==> flow/design.v <==
module B2BCD_IP #(parameter WIDTH = 4, parameter DIGIT = 2) (
    Binary_code,
    BCD_code
);
input  [WIDTH-1:0]   Binary_code;
output [DIGIT*4-1:0] BCD_code;
parameter W = WIDTH - 3;
parameter D = DIGIT * 4;
genvar i, j;
integer m;
wire [D-1:0] Binary_code_temp;
assign Binary_code_temp = {{(D - WIDTH){1'b0}}, Binary_code};
assign BCD_code = loop_i[W - 1].BCD_temp;
reg [D-1:0] result;
generate
for(i = 0; i < W; i = i + 1) begin: loop_i
    reg [3:0] result [0:5];
    reg [D-1:0] BCD_temp;
    case(i)
    0: begin
        for(j = 0; j <= i / 3; j = j + 1) begin
            always@ (*) begin
                case(Binary_code_temp[WIDTH - i + j * 4 -: 4])
                0: result[j] = 0;
                1: result[j] = 1;
                2: result[j] = 2;
                3: result[j] = 3;
                4: result[j] = 4;
                5: result[j] = 8;
                6: result[j] = 9;
                7: result[j] = 10;
                8: result[j] = 11;
                9: result[j] = 12;
                default: result[j] = 0;
                endcase
            end
        end
    end
    default: begin  
        for(j = 0; j <= i / 3; j = j + 1) begin
            always@ (*) begin
                case(loop_i[i - 1].BCD_temp[WIDTH - i + j * 4 -: 4])
                0: result[j] = 0;
                1: result[j] = 1;
                2: result[j] = 2;
                3: result[j] = 3;
                4: result[j] = 4;
                5: result[j] = 8;
                6: result[j] = 9;
                7: result[j] = 10;
                8: result[j] = 11;
                9: result[j] = 12;
                default: result[j] = 0;
                endcase
            end
        end
    end
    endcase
    case(i)
    0: begin
        always@ (*) begin
            BCD_temp = Binary_code_temp;
            for(m = 0; m <= i / 3; m = m + 1) begin
                BCD_temp[WIDTH - i + m * 4 -: 4] = result[m];
            end
        end
    end
    default: begin
        always@ (*) begin
            BCD_temp = loop_i[i - 1].BCD_temp;
            for(m = 0; m <= i / 3; m = m + 1) begin
                BCD_temp[WIDTH - i + m * 4 -: 4] = result[m];
            end
        end
    end
    endcase
end
endgenerate
endmodule
module handle_binary(Binary_temp, BCD);
parameter WIDTH = 4;
parameter DIGIT = 2;
input [DIGIT * 4-1:0] Binary_temp;
output [DIGIT * 4-1:0] BCD;
reg [DIGIT * 4-1:0] BCD;
integer k;
always@ (*) begin
    BCD = 0;
    for (k = 0; k < WIDTH; k = k + 1) begin
        case(WIDTH)
        0, 1, 2, 3, 4: begin
            if (BCD[3:0] >= 5) BCD[3:0] = BCD[3:0] + 3;
            if (BCD[7:4] >= 5) BCD[7:4] = BCD[7:4] + 3;
            BCD = {BCD[DIGIT*4-2:0], Binary_temp[WIDTH - 1 - k]};	 
        end
        5, 6, 7, 8: begin
            if (BCD[3:0] >= 5) BCD[3:0] = BCD[3:0] + 3;
            if (BCD[7:4] >= 5) BCD[7:4] = BCD[7:4] + 3;
            BCD = {BCD[DIGIT*4-2:0], Binary_temp[WIDTH - 1 - k]};	 
        end
        9, 10, 11, 12: begin
            if (BCD[3:0] >= 5) BCD[3:0] = BCD[3:0] + 3;
            if (BCD[7:4] >= 5) BCD[7:4] = BCD[7:4] + 3;
            BCD = {BCD[DIGIT*4-2:0], Binary_temp[WIDTH - 1 - k]};	 
        end
        13, 14, 15, 16: begin
            if (BCD[3:0] >= 5) BCD[3:0] = BCD[3:0] + 3;
            if (BCD[7:4] >= 5) BCD[7:4] = BCD[7:4] + 3;
            BCD = {BCD[DIGIT*4-2:0], Binary_temp[WIDTH - 1 - k]};	 
        end
        17, 18, 19, 20: begin
            if (BCD[3:0] >= 5) BCD[3:0] = BCD[3:0] + 3;
            if (BCD[7:4] >= 5) BCD[7:4] = BCD[7:4] + 3;
            BCD = {BCD[DIGIT*4-2:0], Binary_temp[WIDTH - 1 - k]};	 
        end
        endcase
    end
end
endmodule
module UT_TOP (
    clk, rst_n, in_valid, in_time,
    out_valid, out_display, out_day
);
input clk, rst_n, in_valid;
input [30:0] in_time;
output reg out_valid;
output reg [3:0] out_display;
output reg [2:0] out_day;
parameter IDLE = 0;
parameter INPUT = 1;
parameter CAL = 2;
parameter OUTPUT = 3;
reg [1:0] next_state, current_state;
reg [4:0] count;
reg [4:0] four_year_span;
reg [1:0] leap_count;  
reg [30:0] in_time_reg;
reg [26:0] four_year;
reg [24:0] one_year;
reg [21:0] month;
reg [17:0] date;
reg [17:0] hour;
reg [5:0] minute;
reg [5:0] second;
reg [10:0] year_ip_in;
reg [3:0] month_ip_in;
reg [4:0] date_ip_in;
reg [4:0] hour_ip_in;
reg [5:0] minute_ip_in;
reg [5:0] second_ip_in;
reg [11:0] bin;
wire [15:0] bout;
reg [2:0] out_day_reg;  
reg [15:0] year_ip_out;
reg [7:0] month_ip_out, date_ip_out, hour_ip_out, minute_ip_out, second_ip_out;
always@ (posedge clk or negedge rst_n) begin
  if(!rst_n)
    current_state <= IDLE;
  else
    current_state <= next_state;
end
always@ (*) begin
    case(current_state)
    IDLE: begin
        if(in_valid)
            next_state = CAL;
        else
            next_state = IDLE;
    end
    CAL: begin
        if(count == 17)
            next_state = IDLE;
        else
            next_state = CAL;
    end
    default: next_state = current_state;
    endcase
end
B2BCD_IP #(.WIDTH(12), .DIGIT(4)) B0(.Binary_code(bin), .BCD_code(bout));
always@ (*) begin
    if(current_state == CAL) begin
        case(count - 1)
        2: bin = {1'b0, year_ip_in};
        3: bin = {8'b0, month_ip_in};
        4: bin = {7'b0, date_ip_in};
        5: bin = {7'b0, hour_ip_in};
        6: bin = {6'b0, minute_ip_in};
        7: bin = {6'b0, second_ip_in};
        default: bin = 0;
        endcase
    end
    else begin
        bin = 0;
    end
end
always@ (posedge clk or negedge rst_n) begin
    if(!rst_n) begin
        year_ip_out <= 0;
        month_ip_out <= 0;
        date_ip_out <= 0;
        hour_ip_out <= 0;
        minute_ip_out <= 0;
        second_ip_out <= 0;
    end
    else begin
        if(current_state == IDLE) begin
            year_ip_out <= 0;
            month_ip_out <= 0;
            date_ip_out <= 0;
            hour_ip_out <= 0;
            minute_ip_out <= 0;
            second_ip_out <= 0;
        end
        else if(current_state == CAL) begin
            case(count - 1)
            2: year_ip_out <= bout;
            3: month_ip_out <= bout[7:0];
            4: date_ip_out <= bout[7:0];
            5: hour_ip_out <= bout[7:0];
            6: minute_ip_out <= bout[7:0];
            7: second_ip_out <= bout[7:0];
            endcase
        end
    end
end
always@ (posedge clk or negedge rst_n) begin
    if(!rst_n) begin
        in_time_reg <= 0;
    end
    else begin
        if(in_valid) begin
            in_time_reg <= in_time;
        end
        else if(current_state == CAL) begin
            in_time_reg <= in_time_reg;
        end
    end
end
always@ (posedge clk or negedge rst_n) begin
    if(!rst_n) begin
        count <= 0;
    end
    else begin
        if(current_state == IDLE) begin
            count <= 0;
        end
        else if(current_state == CAL) begin
            count <= count + 1;
        end
        else begin
            count <= count;
        end
    end
end
always@ (posedge clk or negedge rst_n) begin
    if(!rst_n) begin
        four_year_span <= 0;
    end
    else begin
        if(current_state == IDLE)
            four_year_span <= 0;
        else if(current_state == CAL) begin
            if(count == 0) begin
                if(in_time_reg >= 0 && in_time_reg < 126230400) four_year_span <= 0;
                else if(in_time_reg < 252460800)  four_year_span <= 1;
                else if(in_time_reg < 378691200)  four_year_span <= 2;
                else if(in_time_reg < 504921600)  four_year_span <= 3;
                else if(in_time_reg < 631152000)  four_year_span <= 4;
                else if(in_time_reg < 757382400)  four_year_span <= 5;
                else if(in_time_reg < 883612800)  four_year_span <= 6;
                else if(in_time_reg < 1009843200) four_year_span <= 7;
                else if(in_time_reg < 1136073600) four_year_span <= 8;
                else if(in_time_reg < 1262304000) four_year_span <= 9;
                else if(in_time_reg < 1388534400) four_year_span <= 10;
                else if(in_time_reg < 1514764800) four_year_span <= 11;
                else if(in_time_reg < 1640995200) four_year_span <= 12;
                else if(in_time_reg < 1767225600) four_year_span <= 13;
                else if(in_time_reg < 1893456000) four_year_span <= 14;
                else if(in_time_reg < 2019686400) four_year_span <= 15;
                else if(in_time_reg < 2145916800) four_year_span <= 16;
                else                              four_year_span <= 17;
            end
            else begin
                four_year_span <= four_year_span;
            end
        end
    end
end
always@ (posedge clk or negedge rst_n) begin
    if(!rst_n) begin
        four_year <= 0;
    end
    else begin
        if(current_state == IDLE)
            four_year <= 0;
        else if(current_state == CAL) begin
            if(in_time_reg >= 0 && in_time_reg < 126230400) four_year <= in_time_reg;
            else if(in_time_reg < 252460800)  four_year <= in_time_reg - 126230400;
            else if(in_time_reg < 378691200)  four_year <= in_time_reg - 252460800;
            else if(in_time_reg < 504921600)  four_year <= in_time_reg - 378691200;
            else if(in_time_reg < 631152000)  four_year <= in_time_reg - 504921600;
            else if(in_time_reg < 757382400)  four_year <= in_time_reg - 631152000;
            else if(in_time_reg < 883612800)  four_year <= in_time_reg - 757382400;
            else if(in_time_reg < 1009843200) four_year <= in_time_reg - 883612800;
            else if(in_time_reg < 1136073600) four_year <= in_time_reg - 1009843200;
            else if(in_time_reg < 1262304000) four_year <= in_time_reg - 1136073600;
            else if(in_time_reg < 1388534400) four_year <= in_time_reg - 1262304000;
            else if(in_time_reg < 1514764800) four_year <= in_time_reg - 1388534400;
            else if(in_time_reg < 1640995200) four_year <= in_time_reg - 1514764800;
            else if(in_time_reg < 1767225600) four_year <= in_time_reg - 1640995200;
            else if(in_time_reg < 1893456000) four_year <= in_time_reg - 1767225600;
            else if(in_time_reg < 2019686400) four_year <= in_time_reg - 1893456000;
            else if(in_time_reg < 2145916800) four_year <= in_time_reg - 2019686400;
            else                              four_year <= in_time_reg - 2145916800;
        end
    end
end
always@ (posedge clk or negedge rst_n) begin
    if(!rst_n) begin
        one_year <= 0;
    end
    else begin
        if(current_state == IDLE)
            one_year <= 0;
        else if(current_state == CAL) begin
            if(four_year >= 0 && four_year < 31536000)
                one_year <= four_year;
            else if(four_year < 63072000)
                one_year <= four_year - 31536000;
            else if(four_year < 94694400)
                one_year <= four_year - 63072000;
            else
                one_year <= four_year - 94694400;
        end
    end
end
always@ (posedge clk or negedge rst_n) begin
    if(!rst_n) begin
        leap_count <= 0;
    end
    else begin
        if(current_state == IDLE) begin
            leap_count <= 0;
        end
        else if (current_state == CAL) begin
            if(four_year >= 0 && four_year < 31536000)
                leap_count <= 0;
            else if(four_year < 63072000)
                leap_count <= 1;
            else if(four_year < 94694400)
                leap_count <= 2;
            else
                leap_count <= 3;
        end
    end
end
always@ (posedge clk) begin
    if(current_state == IDLE) begin
        year_ip_in <= 0;
    end
    else if(current_state == CAL) begin
        if(count == 2)
            year_ip_in <= 1970 + four_year_span * 4 + leap_count;
    end
end
always@ (posedge clk or negedge rst_n) begin
    if(!rst_n) begin
        month <= 0;
        month_ip_in <= 0;
    end
    else begin
        if(current_state == IDLE) begin
            month <= 0;
            month_ip_in <= 0;
        end
        else if(current_state == CAL) begin
            if(count == 2) begin
                if(leap_count == 2) begin  
                    if(one_year >= 0 && one_year < 2678400) begin 
                        month <= one_year;
                        month_ip_in <= 1;
                    end
                    else if(one_year < 5184000) begin 
                        month <= one_year - 2678400;
                        month_ip_in <= 2;
                    end
                    else if(one_year < 7862400) begin 
                        month <= one_year - 5184000;
                        month_ip_in <= 3;
                    end
                    else if(one_year < 10454400) begin 
                        month <= one_year - 7862400;
                        month_ip_in <= 4;
                    end
                    else if(one_year < 13132800) begin 
                        month <= one_year - 10454400;
                        month_ip_in <= 5;
                    end
                    else if(one_year < 15724800) begin 
                        month <= one_year - 13132800;
                        month_ip_in <= 6;
                    end
                    else if(one_year < 18403200) begin 
                        month <= one_year - 15724800;
                        month_ip_in <= 7;
                    end
                    else if(one_year < 21081600) begin 
                        month <= one_year - 18403200;
                        month_ip_in <= 8;
                    end
                    else if(one_year < 23673600) begin 
                        month <= one_year - 21081600;
                        month_ip_in <= 9;
                    end
                    else if(one_year < 26352000) begin 
                        month <= one_year - 23673600;
                        month_ip_in <= 10;
                    end
                    else if(one_year < 28944000) begin 
                        month <= one_year - 26352000;
                        month_ip_in <= 11;
                    end
                    else  begin 
                        month <= one_year - 28944000;
                        month_ip_in <= 12;
                    end
                end
                else begin  
                    if(one_year >= 0 && one_year < 2678400) begin 
                        month <= one_year;
                        month_ip_in <= 1;
                    end
                    else if(one_year < 5097600) begin 
                        month <= one_year - 2678400;
                        month_ip_in <= 2;
                    end
                    else if(one_year < 7776000) begin 
                        month <= one_year - 5097600;
                        month_ip_in <= 3;
                    end
                    else if(one_year < 10368000) begin 
                        month <= one_year - 7776000;
                        month_ip_in <= 4;
                    end
                    else if(one_year < 13046400) begin 
                        month <= one_year - 10368000;
                        month_ip_in <= 5;
                    end
                    else if(one_year < 15638400) begin 
                        month <= one_year - 13046400;
                        month_ip_in <= 6;
                    end
                    else if(one_year < 18316800) begin 
                        month <= one_year - 15638400;
                        month_ip_in <= 7;
                    end
                    else if(one_year < 20995200) begin 
                        month <= one_year - 18316800;
                        month_ip_in <= 8;
                    end
                    else if(one_year < 23587200) begin 
                        month <= one_year - 20995200;
                        month_ip_in <= 9;
                    end
                    else if(one_year < 26265600) begin 
                        month <= one_year - 23587200;
                        month_ip_in <= 10;
                    end
                    else if(one_year < 28857600) begin 
                        month <= one_year - 26265600;
                        month_ip_in <= 11;
                    end
                    else begin 
                        month <= one_year - 28857600;
                        month_ip_in <= 12;
                    end
                end
            end
        end
    end
end
always@ (posedge clk or negedge rst_n) begin
    if(!rst_n) begin
        date <= 0;
        date_ip_in <= 0;
    end
    else begin
        if(current_state == IDLE) begin
            date <= 0;
            date_ip_in <= 0;
        end
        else if(current_state == CAL) begin
            if(count == 3) begin
                if(month >= 0 && month < 86400) begin
                    date <= month;
                    date_ip_in <= 1;
                end
                else if(month < 172800) begin
                    date <= month - 86400;
                    date_ip_in <= 2;
                end
                else if(month < 259200) begin
                    date <= month - 172800;
                    date_ip_in <= 3;
                end
                else if(month < 345600) begin
                    date <= month - 259200;
                    date_ip_in <= 4;
                end
                else if(month < 432000) begin
                    date <= month - 345600;
                    date_ip_in <= 5;
                end
                else if(month < 518400) begin
                    date <= month - 432000;
                    date_ip_in <= 6;
                end
                else if(month < 604800) begin
                    date <= month - 518400;
                    date_ip_in <= 7;
                end
                else if(month < 691200) begin
                    date <= month - 604800;
                    date_ip_in <= 8;
                end
                else if(month < 777600) begin
                    date <= month - 691200;
                    date_ip_in <= 9;
                end
                else if(month < 864000) begin
                    date <= month - 777600;
                    date_ip_in <= 10;
                end
                else if(month < 950400) begin
                    date <= month - 864000;
                    date_ip_in <= 11;
                end
                else if(month < 1036800) begin
                    date <= month - 950400;
                    date_ip_in <= 12;
                end
                else if(month < 1123200) begin
                    date <= month - 1036800;
                    date_ip_in <= 13;
                end
                else if(month < 1209600) begin
                    date <= month - 1123200;
                    date_ip_in <= 14;
                end
                else if(month < 1296000) begin
                    date <= month - 1209600;
                    date_ip_in <= 15;
                end
                else if(month < 1382400) begin
                    date <= month - 1296000;
                    date_ip_in <= 16;
                end
                else if(month < 1468800) begin
                    date <= month - 1382400;
                    date_ip_in <= 17;
                end
                else if(month < 1555200) begin
                    date <= month - 1468800;
                    date_ip_in <= 18;
                end
                else if(month < 1641600) begin
                    date <= month - 1555200;
                    date_ip_in <= 19;
                end
                else if(month < 1728000) begin
                    date <= month - 1641600;
                    date_ip_in <= 20;
                end
                else if(month < 1814400) begin
                    date <= month - 1728000;
                    date_ip_in <= 21;
                end
                else if(month < 1900800) begin
                    date <= month - 1814400;
                    date_ip_in <= 22;
                end
                else if(month < 1987200) begin
                    date <= month - 1900800;
                    date_ip_in <= 23;
                end
                else if(month < 2073600) begin
                    date <= month - 1987200;
                    date_ip_in <= 24;
                end
                else if(month < 2160000) begin
                    date <= month - 2073600;
                    date_ip_in <= 25;
                end
                else if(month < 2246400) begin
                    date <= month - 2160000;
                    date_ip_in <= 26;
                end
                else if(month < 2332800) begin
                    date <= month - 2246400;
                    date_ip_in <= 27;
                end
                else if(month < 2419200) begin
                    date <= month - 2332800;
                    date_ip_in <= 28;
                end
                else if(month < 2505600) begin
                    date <= month - 2419200;
                    date_ip_in <= 29;
                end
                else if(month < 2592000) begin
                    date <= month - 2505600;
                    date_ip_in <= 30;
                end
                else begin
                    date <= month - 2592000;
                    date_ip_in <= 31;
                end
            end
        end
    end
end
always@ (posedge clk or negedge rst_n) begin
    if(!rst_n) begin
        hour <= 0;
        hour_ip_in <= 0;
    end
    else begin
        if(current_state == IDLE) begin
            hour <= 0;
            hour_ip_in <= 0;
        end
        else if(current_state == CAL) begin
            if(date >= 0 && date < 3600) begin
                hour <= date;
                hour_ip_in <= 0;
            end
            else if(date < 7200) begin
                hour <= date - 3600;
                hour_ip_in <= 1;
            end
            else if(date < 10800) begin
                hour <= date - 7200;
                hour_ip_in <= 2;
            end
            else if(date < 14400) begin
                hour <= date - 10800;
                hour_ip_in <= 3;
            end
            else if(date < 18000) begin
                hour <= date - 14400;
                hour_ip_in <= 4;
            end
            else if(date < 21600) begin
                hour <= date - 18000;
                hour_ip_in <= 5;
            end
            else if(date < 25200) begin
                hour <= date - 21600;
                hour_ip_in <= 6;
            end
            else if(date < 28800) begin
                hour <= date - 25200;
                hour_ip_in <= 7;
            end
            else if(date < 32400) begin
                hour <= date - 28800;
                hour_ip_in <= 8;
            end
            else if(date < 36000) begin
                hour <= date - 32400;
                hour_ip_in <= 9;
            end
            else if(date < 39600) begin
                hour <= date - 36000;
                hour_ip_in <= 10;
            end
            else if(date < 43200) begin
                hour <= date - 39600;
                hour_ip_in <= 11;
            end
            else if(date < 46800) begin
                hour <= date - 43200;
                hour_ip_in <= 12;
            end
            else if(date < 50400) begin
                hour <= date - 46800;
                hour_ip_in <= 13;
            end
            else if(date < 54000) begin
                hour <= date - 50400;
                hour_ip_in <= 14;
            end
            else if(date < 57600) begin
                hour <= date - 54000;
                hour_ip_in <= 15;
            end
            else if(date < 61200) begin
                hour <= date - 57600;
                hour_ip_in <= 16;
            end
            else if(date < 64800) begin
                hour <= date - 61200;
                hour_ip_in <= 17;
            end
            else if(date < 68400) begin
                hour <= date - 64800;
                hour_ip_in <= 18;
            end
            else if(date < 72000) begin
                hour <= date - 68400;
                hour_ip_in <= 19;
            end
            else if(date < 75600) begin
                hour <= date - 72000;
                hour_ip_in <= 20;
            end
            else if(date < 79200) begin
                hour <= date - 75600;
                hour_ip_in <= 21;
            end
            else if(date < 82800) begin
                hour <= date - 79200;
                hour_ip_in <= 22;
            end
            else begin
                hour <= date - 82800;
                hour_ip_in <= 23;
            end
        end
    end
end
always@ (posedge clk or negedge rst_n) begin
    if(!rst_n) begin
        minute_ip_in <= 0;
        second_ip_in <= 0;
    end
    else begin
        if(current_state == IDLE) begin
            minute_ip_in <= 0;
            second_ip_in <= 0;
        end
        else if(current_state == CAL) begin
            minute_ip_in <= hour / 'd60;
            second_ip_in <= hour % 'd60;
        end
    end
end
always@ (*) begin
    if(current_state == CAL) begin
        if(count == 4) begin
            if(month_ip_in == 1 || month_ip_in == 2) begin
                out_day_reg = (date_ip_in + (month_ip_in + 12) * 2 + 3 * (month_ip_in + 13) / 5 + (year_ip_in - 1) + (year_ip_in - 1) / 4) % 7;
            end
            else begin
                out_day_reg = (date_ip_in + month_ip_in * 2 + 3 * (month_ip_in + 1) / 5 + year_ip_in + year_ip_in / 4 ) % 7;
            end
        end
        else begin
            out_day_reg = 0;
        end
    end
    else begin
        out_day_reg = 0;
    end
end
always@ (posedge clk or negedge rst_n) begin
    if(!rst_n) begin
        out_valid <= 0;
    end
    else begin
        if(current_state == CAL) begin
            if(count >= 4 && count <= 17)
                out_valid <= 1;
            else
                out_valid <= 0;
        end
        else begin
            out_valid <= 0;
        end
    end
end
always@ (posedge clk or negedge rst_n) begin
    if(!rst_n) begin
        out_day <= 0;
    end
    else begin
        if(current_state == CAL) begin
            if(count == 4) begin
                out_day <= out_day_reg;
            end
            else begin
                out_day <= out_day;
            end
        end
        else begin
            out_day <= 0;
        end
    end
end
always@ (posedge clk or negedge rst_n) begin
    if(!rst_n) begin
        out_display <= 0;
    end
    else begin
        if(current_state == CAL) begin
            case(count)
            4: out_display <= year_ip_out[15:12];
            5: out_display <= year_ip_out[11:8];
            6: out_display <= year_ip_out[7:4];
            7: out_display <= year_ip_out[3:0];
            8: out_display <= month_ip_out[7:4];
            9: out_display <= month_ip_out[3:0];
            10: out_display <= date_ip_out[7:4];
            11: out_display <= date_ip_out[3:0];
            12: out_display <= hour_ip_out[7:4];
            13: out_display <= hour_ip_out[3:0];
            14: out_display <= minute_ip_out[7:4];
            15: out_display <= minute_ip_out[3:0];
            16: out_display <= second_ip_out[7:4];
            17: out_display <= second_ip_out[3:0];
            default: out_display <= 0;
            endcase
        end
        else begin
            out_display <= 0;
        end
    end
end
endmodule
# Step by step through the tools: UT_TOP
# What the tools print for UT_TOP, step after step.
# Line numbers count from 1 in the design file above.
# Operators: Yosys type, input widths -> output width; for muxes data width and select width s.
# Cell names lack the library's common part.
design:
  top: "UT_TOP"
  clock: "clk"
  lib: "sky130hd"
  corner: "tt_025C_1v80"

# Elaborated design
# Counts by Yosys on the flattened word-level netlist (proc, flatten, opt, wreduce). Print and check cells are left out. Cells with the same type and inputs are merged into one.
# Yosys's memory passes give these memory sizes; they may raise the number of words (mostly to a power of two), join words into wider ones and drop unused or constant bits.
bits:
  reg_bits: 256
  mem_bits_ro: 1152
  mem_count: 18
  output_inout_bits: 8
  word_cells: 571
  input_bits: 34
op_classes:
  n_eq: 27
  compare: 101
  multipliers: 2
  reduce_logical: 29
  mux: 253
  n_addsub: 110
  div_mod_pow: 6
mem_list:
  columns: ["memory", "size", "word_bits", "read_ports", "wr", "line_no", "rtl"]
  rows:
  - ["(name not given)", 16, 4, 1, 0, 42, "case(loop_i[i - 1].BCD_temp[WIDTH - i + j * 4 -: 4])"]
  - ["(name not given)", 16, 4, 1, 0, 42, null]
  - ["(name not given)", 16, 4, 1, 0, 42, null]
  - ["(name not given)", 16, 4, 1, 0, 42, null]
  - ["(name not given)", 16, 4, 1, 0, 42, null]
  - ["(name not given)", 16, 4, 1, 0, 42, null]
# Memories not listed: 12.
ops:
  columns: ["cell", "n"]
  rows:
  - ["$mux 18", 58]
  - ["$mux 22", 26]
  - ["$mux 27", 19]
  - ["$sub 18x18->18 const B", 20]
  - ["$mux 5", 57]
  - ["$lt 31x31->1 const B", 9]
  - ["$lt 22x21->1 const B", 12]
  - ["$lt 25x25->1 const B", 10]
  - ["$sub 27x27->27 const B", 9]
  - ["$sub 18x17->18 const B", 13]
  - ["$sub 18x16->18 const B", 11]
  - ["$sub 22x22->22 const B", 9]
  - ["$div 18x6->32 const B", 1]
  - ["$mod 18x6->32 const B", 1]
  - ["$div 32x3->32 const B", 2]
  - ["$mod 32x3->32 const B", 2]
  - ["$lt 18x16->1 const B", 9]
  - ["$lt 25x24->1 const B", 6]
  - ["$lt 22x20->1 const B", 6]
  - ["$sub 22x21->22 const B", 6]
  - ["$lt 22x22->1 const B", 6]
  - ["$eq 32x3->1 const B", 4]
  - ["$mux 25", 5]
  - ["$lt 31x30->1 const B", 4]
  - ["$mux 8", 15]
  - ["$sub 27x26->27 const B", 4]
  - ["$mux 4", 27]
  - ["$lt 25x23->1 const B", 4]
# Not listed: further kinds 74, cells in them 173.

# Depth
# Yosys ltp: most cells in a row. Word level: on the elaborated netlist, between registers, memories and ports. Mapped: between sequential cells and ports; inverters and the memories' decode and read muxes count.
logic_depth:
  depth_word: 34
  ABC_AREA: 0
  ltp_mapped: 78
  depth_no_buf: 72

# After synthesis
# Yosys stat after the flow's synthesis: flattened, memories mapped to cells. It holds for the ABC_AREA given above (unset counts as 0); a run with the other value may have another netlist.
# Totals and module areas in this step are rounded.
mapped:
  ffs: 254
  cell_count: 6260
  buffers: 554
  seq_area_um2: 6300
  mapped_area_um2: 41200
by_type:
  columns: ["type", "n", "area_total_um2"]
  rows:
  - ["dfrtp_1", 242, 6.06E+03]
  - ["a21oi_1", 682, 3.41E+03]
  - ["nand2_1", 836, 3138.01]
  - ["o21ai_0", 536, 2.68E+03]
  - ["nor2_1", 676, 2.54E+03]
  - ["ha_1", 181, 2.26E+03]
  - ["clkbuf_1", 502, 1.88E+03]
  - ["a211oi_1", 184, 1.38E+03]
  - ["xnor2_1", 133, 1.16E+03]
  - ["nand3_1", 184, 920.883]
  - ["o211ai_1", 119, 893.357]
  - ["nor3_1", 178, 890.854]
  - ["a31oi_1", 135, 844.56]
  - ["mux2i_1", 76, 760.73]
  - ["fa_1", 33, 660.634]
  - ["a21o_1", 81, 608.083]
  - ["a221oi_1", 69, 604.33]
  - ["inv_1", 147, 551.779]
# Not listed: further types 107, cells in them 1266.
# The figures by module come from a second, unflattened synthesis with its own total; it is not the netlist above.
hier_totals:
  hier_cells: 6333
  area_unflattened_um2: 42100
# Rows give one instance, submodules left out.
by_module:
  columns: ["mod", "area_um2", "mod_seq_area_um2", "n_cells", "n_inst"]
  rows:
  - ["UT_TOP", 39900, 6350, 5992, 1]
  - ["B2BCD_IP", 2150, 0.0, 341, 1]

# Path before layout
# Source: OpenSTA report_checks on the synthesized netlist (no wires, ideal clock, input and output delay 20% of the period each), path of least setup slack; recovery checks are left aside. Register names are those of the netlist, which keeps one name where synthesis merged equal registers.
synth_path:
  kind: "register to register"
  startpoint: "register month_ip_in[0]"
  endpoint: "register out_day[0]"
  period_ns: 20.0
  arrival_time_ns: 14.856
  launch_ns: 0.000
  required_time_ns: 19.869
  setup_time_ns: 0.131
  stages: 72
  setup_slack_ns: 5.013
  path_buffers: 4
  delay_ns: 14.987
  period_less_setup_slack_ns: 14.987
# "delay_ns" is the arrival time less input delay plus setup time.
# "stages" counts driving pins, that of a launching flip-flop among them; a cell with two outputs on the path counts twice.
# "period_less_setup_slack_ns" = period - worst setup slack (recovery checks aside). The figure is calculated, with input and output delays left at 20% of the set period.
# The rows between start and end are the longest chain of elaborated cells between them; the timing report does not say that the signal goes this way. Where chains are equally long, one stands for them.
# Each line given opens the expression or statement behind the cell; cells for indexed reads and writes are added by Yosys, which also makes memories of some case tables.
# At most two assigning lines are given for a register; there are more.
synth_between:
  cell_sequence: "dfrtp_1 -> ha_1 -> xor2_1 -> inv_1 -> fa_1 -> inv_1 -> a21oi_1 -> nor2_1 -> nor3_1 -> a21oi_1 -> nor2_1 -> a21oi_1 -> nand2_1 -> ha_1 -> nor2b_1 -> nand2_1 -> a21oi_1 -> nor3_1 -> [... 36 more ...] -> o31ai_1 -> nand3_1 -> a311o_1 -> maj3_2 -> o2bb2ai_2 -> buf_6 -> o2111a_1 -> a211oi_2 -> ha_1 -> nand3_1 -> mux2i_1 -> nor2_1 -> o21ai_0 -> ha_1 -> a31oi_4 -> xnor2_1 -> mux2i_1 -> nor2_1"
  elab_chain_len: 10
  cone_cells: 23
  cone_lines: 5
  classes_between: "11 x add/sub; 2 x mul; 4 x div; 2 x eq/ne; 3 x mux; 1 x reduce/logical"
synth_rtl:
  columns: ["element", "line_no", "rtl"]
  rows:
  - ["start: declaration", 146, "reg [3:0] month_ip_in;"]
  - ["start: assignment", 369, "month_ip_in <= 0;"]
  - ["start: assignment", 374, "month_ip_in <= 0;"]
  - ["$add 4x1->5", 755, "out_day_reg = (date_ip_in + month_ip_in * 2 + 3 * (month_ip_in + 1) / 5 + year_ip_in + year_ip_in / 4 ) % 7;"]
  - ["$mul 2x5->7", 755, null]
  - ["$div 32x3->32", 755, null]
  - ["$add 6x32->32", 755, null]
  - ["$add 32x11->32", 755, null]
  - ["$add 32x9->32", 755, null]
  - ["$mod 32x3->32", 755, null]
  - ["$mux 3", 751, "if(month_ip_in == 1 || month_ip_in == 2) begin"]
  - ["$mux 3", 788, "if(count == 4) begin"]
  - ["$mux 3", 787, "if(current_state == CAL) begin"]
  - ["end: assignment", 789, "out_day <= out_day_reg;"]
  - ["end: assignment", 792, "out_day <= out_day;"]
  - ["end: declaration", 128, "output reg [2:0] out_day;"]

# Timing after layout
# From the final timing report of job 6: the path of least setup slack in the routed layout; clock arrival at registers is part of the times.
layout_path:
  kind: "register to register"
  startpoint: "register month_ip_in[0]"
  endpoint: "register out_day[0]"
  setup_slack_ns: 3.96
  setup_time_ns: 0.10
  required_time_ns: 18.79
  period_ns: 18.3
  launch_ns: 0.53
  stages: 71
  path_buffers: 9
  arrival_time_ns: 14.83
# The rows between start and end are the longest chain of elaborated cells between them; the timing report does not say that the signal goes this way. Where chains are equally long, one stands for them.
# At most two assigning lines are given for a register; there are more.
layout_between:
  cell_sequence: "dfrtp_2 -> buf_4 -> buf_4 -> buf_4 -> ha_1 -> o21a_1 -> a211oi_1 -> a21oi_4 -> ha_4 -> nor2b_2 -> nand2_2 -> a21oi_4 -> maj3_2 -> a21oi_2 -> nand2_1 -> or2_4 -> buf_4 -> inv_2 -> [... 35 more ...] -> o22ai_2 -> a31o_4 -> xnor2_4 -> a32oi_2 -> o221ai_4 -> a22o_1 -> a211oi_4 -> ha_4 -> nand3_4 -> mux2i_4 -> a211oi_2 -> nand2_1 -> o21ai_1 -> ha_2 -> a31oi_4 -> xnor2_1 -> mux2i_1 -> nor2_1"
  elab_chain_len: 10
  cone_cells: 23
  cone_lines: 5
  classes_between: "11 x add/sub; 2 x mul; 4 x div; 2 x eq/ne; 3 x mux; 1 x reduce/logical"
layout_rtl:
  columns: ["element", "line_no", "rtl"]
  rows:
  - ["start: declaration", 146, "reg [3:0] month_ip_in;"]
  - ["start: assignment", 369, "month_ip_in <= 0;"]
  - ["start: assignment", 374, "month_ip_in <= 0;"]
  - ["$add 4x1->5", 755, "out_day_reg = (date_ip_in + month_ip_in * 2 + 3 * (month_ip_in + 1) / 5 + year_ip_in + year_ip_in / 4 ) % 7;"]
  - ["$mul 2x5->7", 755, null]
  - ["$div 32x3->32", 755, null]
  - ["$add 6x32->32", 755, null]
  - ["$add 32x11->32", 755, null]
  - ["$add 32x9->32", 755, null]
  - ["$mod 32x3->32", 755, null]
  - ["$mux 3", 751, "if(month_ip_in == 1 || month_ip_in == 2) begin"]
  - ["$mux 3", 788, "if(count == 4) begin"]
  - ["$mux 3", 787, "if(current_state == CAL) begin"]
  - ["end: assignment", 789, "out_day <= out_day_reg;"]
  - ["end: assignment", 792, "out_day <= out_day;"]
  - ["end: declaration", 128, "output reg [2:0] out_day;"]

# Measured results for UT_TOP: 6 stored runs of the Yosys and OpenROAD flow on sky130hd. The settings differ; the order carries no meaning. The constraints put input and output delay at 20% of the set period each and load the outputs with 0.01 pF.
# "worst_path_allowed_less_slack_ns": the worst setup path's part of the clock period (all of it between registers, 20% less for each end at a port) less its slack. A launch clock that arrives late makes it longer, a capture clock that arrives late makes it shorter.
# The results are shown rounded.
runs:
  - name: "job 1"
    settings:
      ABC_AREA: 1
      CELL_PAD_IN_SITES_DETAIL_PLACEMENT: 2
      CORE_ASPECT_RATIO: 0.57
      CTS_CLUSTER_DIAMETER: 392
      CTS_CLUSTER_SIZE: 34
      SETUP_SLACK_MARGIN: -0.75
      SLEW_MARGIN: 0
      TNS_END_PERCENT: 10
      period_ns: 28.4
      CAP_MARGIN: 20
      CORE_MARGIN: 2
      CORE_UTILIZATION: 40
    outcome: "stopped before the end: placement reported DPL-0033"
  - name: "job 2"
    settings:
      ABC_AREA: 1
      CELL_PAD_IN_SITES_DETAIL_PLACEMENT: 0
      CORE_ASPECT_RATIO: 0.66
      CORE_UTILIZATION: 64
      CTS_CLUSTER_DIAMETER: 392
      CTS_CLUSTER_SIZE: 34
      GPL_TIMING_DRIVEN: 0
      HOLD_SLACK_MARGIN: 0.22
      MAX_ROUTING_LAYER: "met4"
      PLACE_DENSITY_LB_ADDON: 0.02
      SETUP_SLACK_MARGIN: -0.75
      SLEW_MARGIN: 35
      TNS_END_PERCENT: 10
      period_ns: 11.0
      CAP_MARGIN: 20
      CORE_MARGIN: 2
    outcome: "stopped before the end: routing reported GRT-0232"
  - name: "job 3"
    settings:
      ABC_AREA: 1
      CELL_PAD_IN_SITES_DETAIL_PLACEMENT: 2
      CORE_ASPECT_RATIO: 0.66
      CORE_MARGIN: 8
      CORE_UTILIZATION: 35
      CTS_CLUSTER_DIAMETER: 168
      GPL_ROUTABILITY_DRIVEN: 1
      HOLD_SLACK_MARGIN: -0.01
      MAX_ROUTING_LAYER: "met5"
      MIN_ROUTING_LAYER: "met2"
      TNS_END_PERCENT: 80
      period_ns: 21.0
      CAP_MARGIN: 20
      SLEW_MARGIN: 20
    outcome: "stopped before the end: routing reported GRT-0116"
  - name: "job 4"
    settings:
      ABC_AREA: 0
      CAP_MARGIN: 10
      CELL_PAD_IN_SITES_DETAIL_PLACEMENT: 2
      CORE_MARGIN: 3
      CORE_UTILIZATION: 64
      CTS_CLUSTER_DIAMETER: 368
      CTS_CLUSTER_SIZE: 78
      GPL_ROUTABILITY_DRIVEN: 1
      MAX_ROUTING_LAYER: "met5"
      MIN_ROUTING_LAYER: "met2"
      PLACE_DENSITY_LB_ADDON: 0.01
      SETUP_SLACK_MARGIN: 0.27
      period_ns: 11.8
      SLEW_MARGIN: 20
    outcome: "stopped before the end: placement reported DPL-0033"
  - name: "job 5"
    settings:
      ABC_AREA: 1
      CELL_PAD_IN_SITES_DETAIL_PLACEMENT: 0
      CORE_ASPECT_RATIO: 0.66
      CORE_MARGIN: 8
      CORE_UTILIZATION: 35
      CTS_CLUSTER_DIAMETER: 168
      GPL_ROUTABILITY_DRIVEN: 1
      GPL_TIMING_DRIVEN: 0
      HOLD_SLACK_MARGIN: -0.01
      MAX_ROUTING_LAYER: "met5"
      MIN_ROUTING_LAYER: "met2"
      PLACE_DENSITY_LB_ADDON: 0.04
      TNS_END_PERCENT: 80
      period_ns: 21.0
      CAP_MARGIN: 20
      SLEW_MARGIN: 20
    outcome: "stopped before the end: routing reported GRT-0116"
  - name: "job 6"
    settings:
      CELL_PAD_IN_SITES_GLOBAL_PLACEMENT: 3
      CORE_UTILIZATION: 26
      CTS_CLUSTER_DIAMETER: 272
      CTS_CLUSTER_SIZE: 94
      MAX_ROUTING_LAYER: "met5"
      MIN_ROUTING_LAYER: "met2"
      PLACE_DENSITY_LB_ADDON: 0.12
      SETUP_SLACK_MARGIN: 3.49
      period_ns: 18.3
      CAP_MARGIN: 20
      CORE_MARGIN: 2
      SLEW_MARGIN: 20
    results:
      synthesis_area_um2: 41200
      total_die_area_um2: 162000
      layout_stdcell_area_um2: 45700
      utilization_frac: 0.29
      fin_ws_ns: 3.96
      worst_path_allowed_less_slack_ns: 14.34
      worst_path_kind: "register to register"
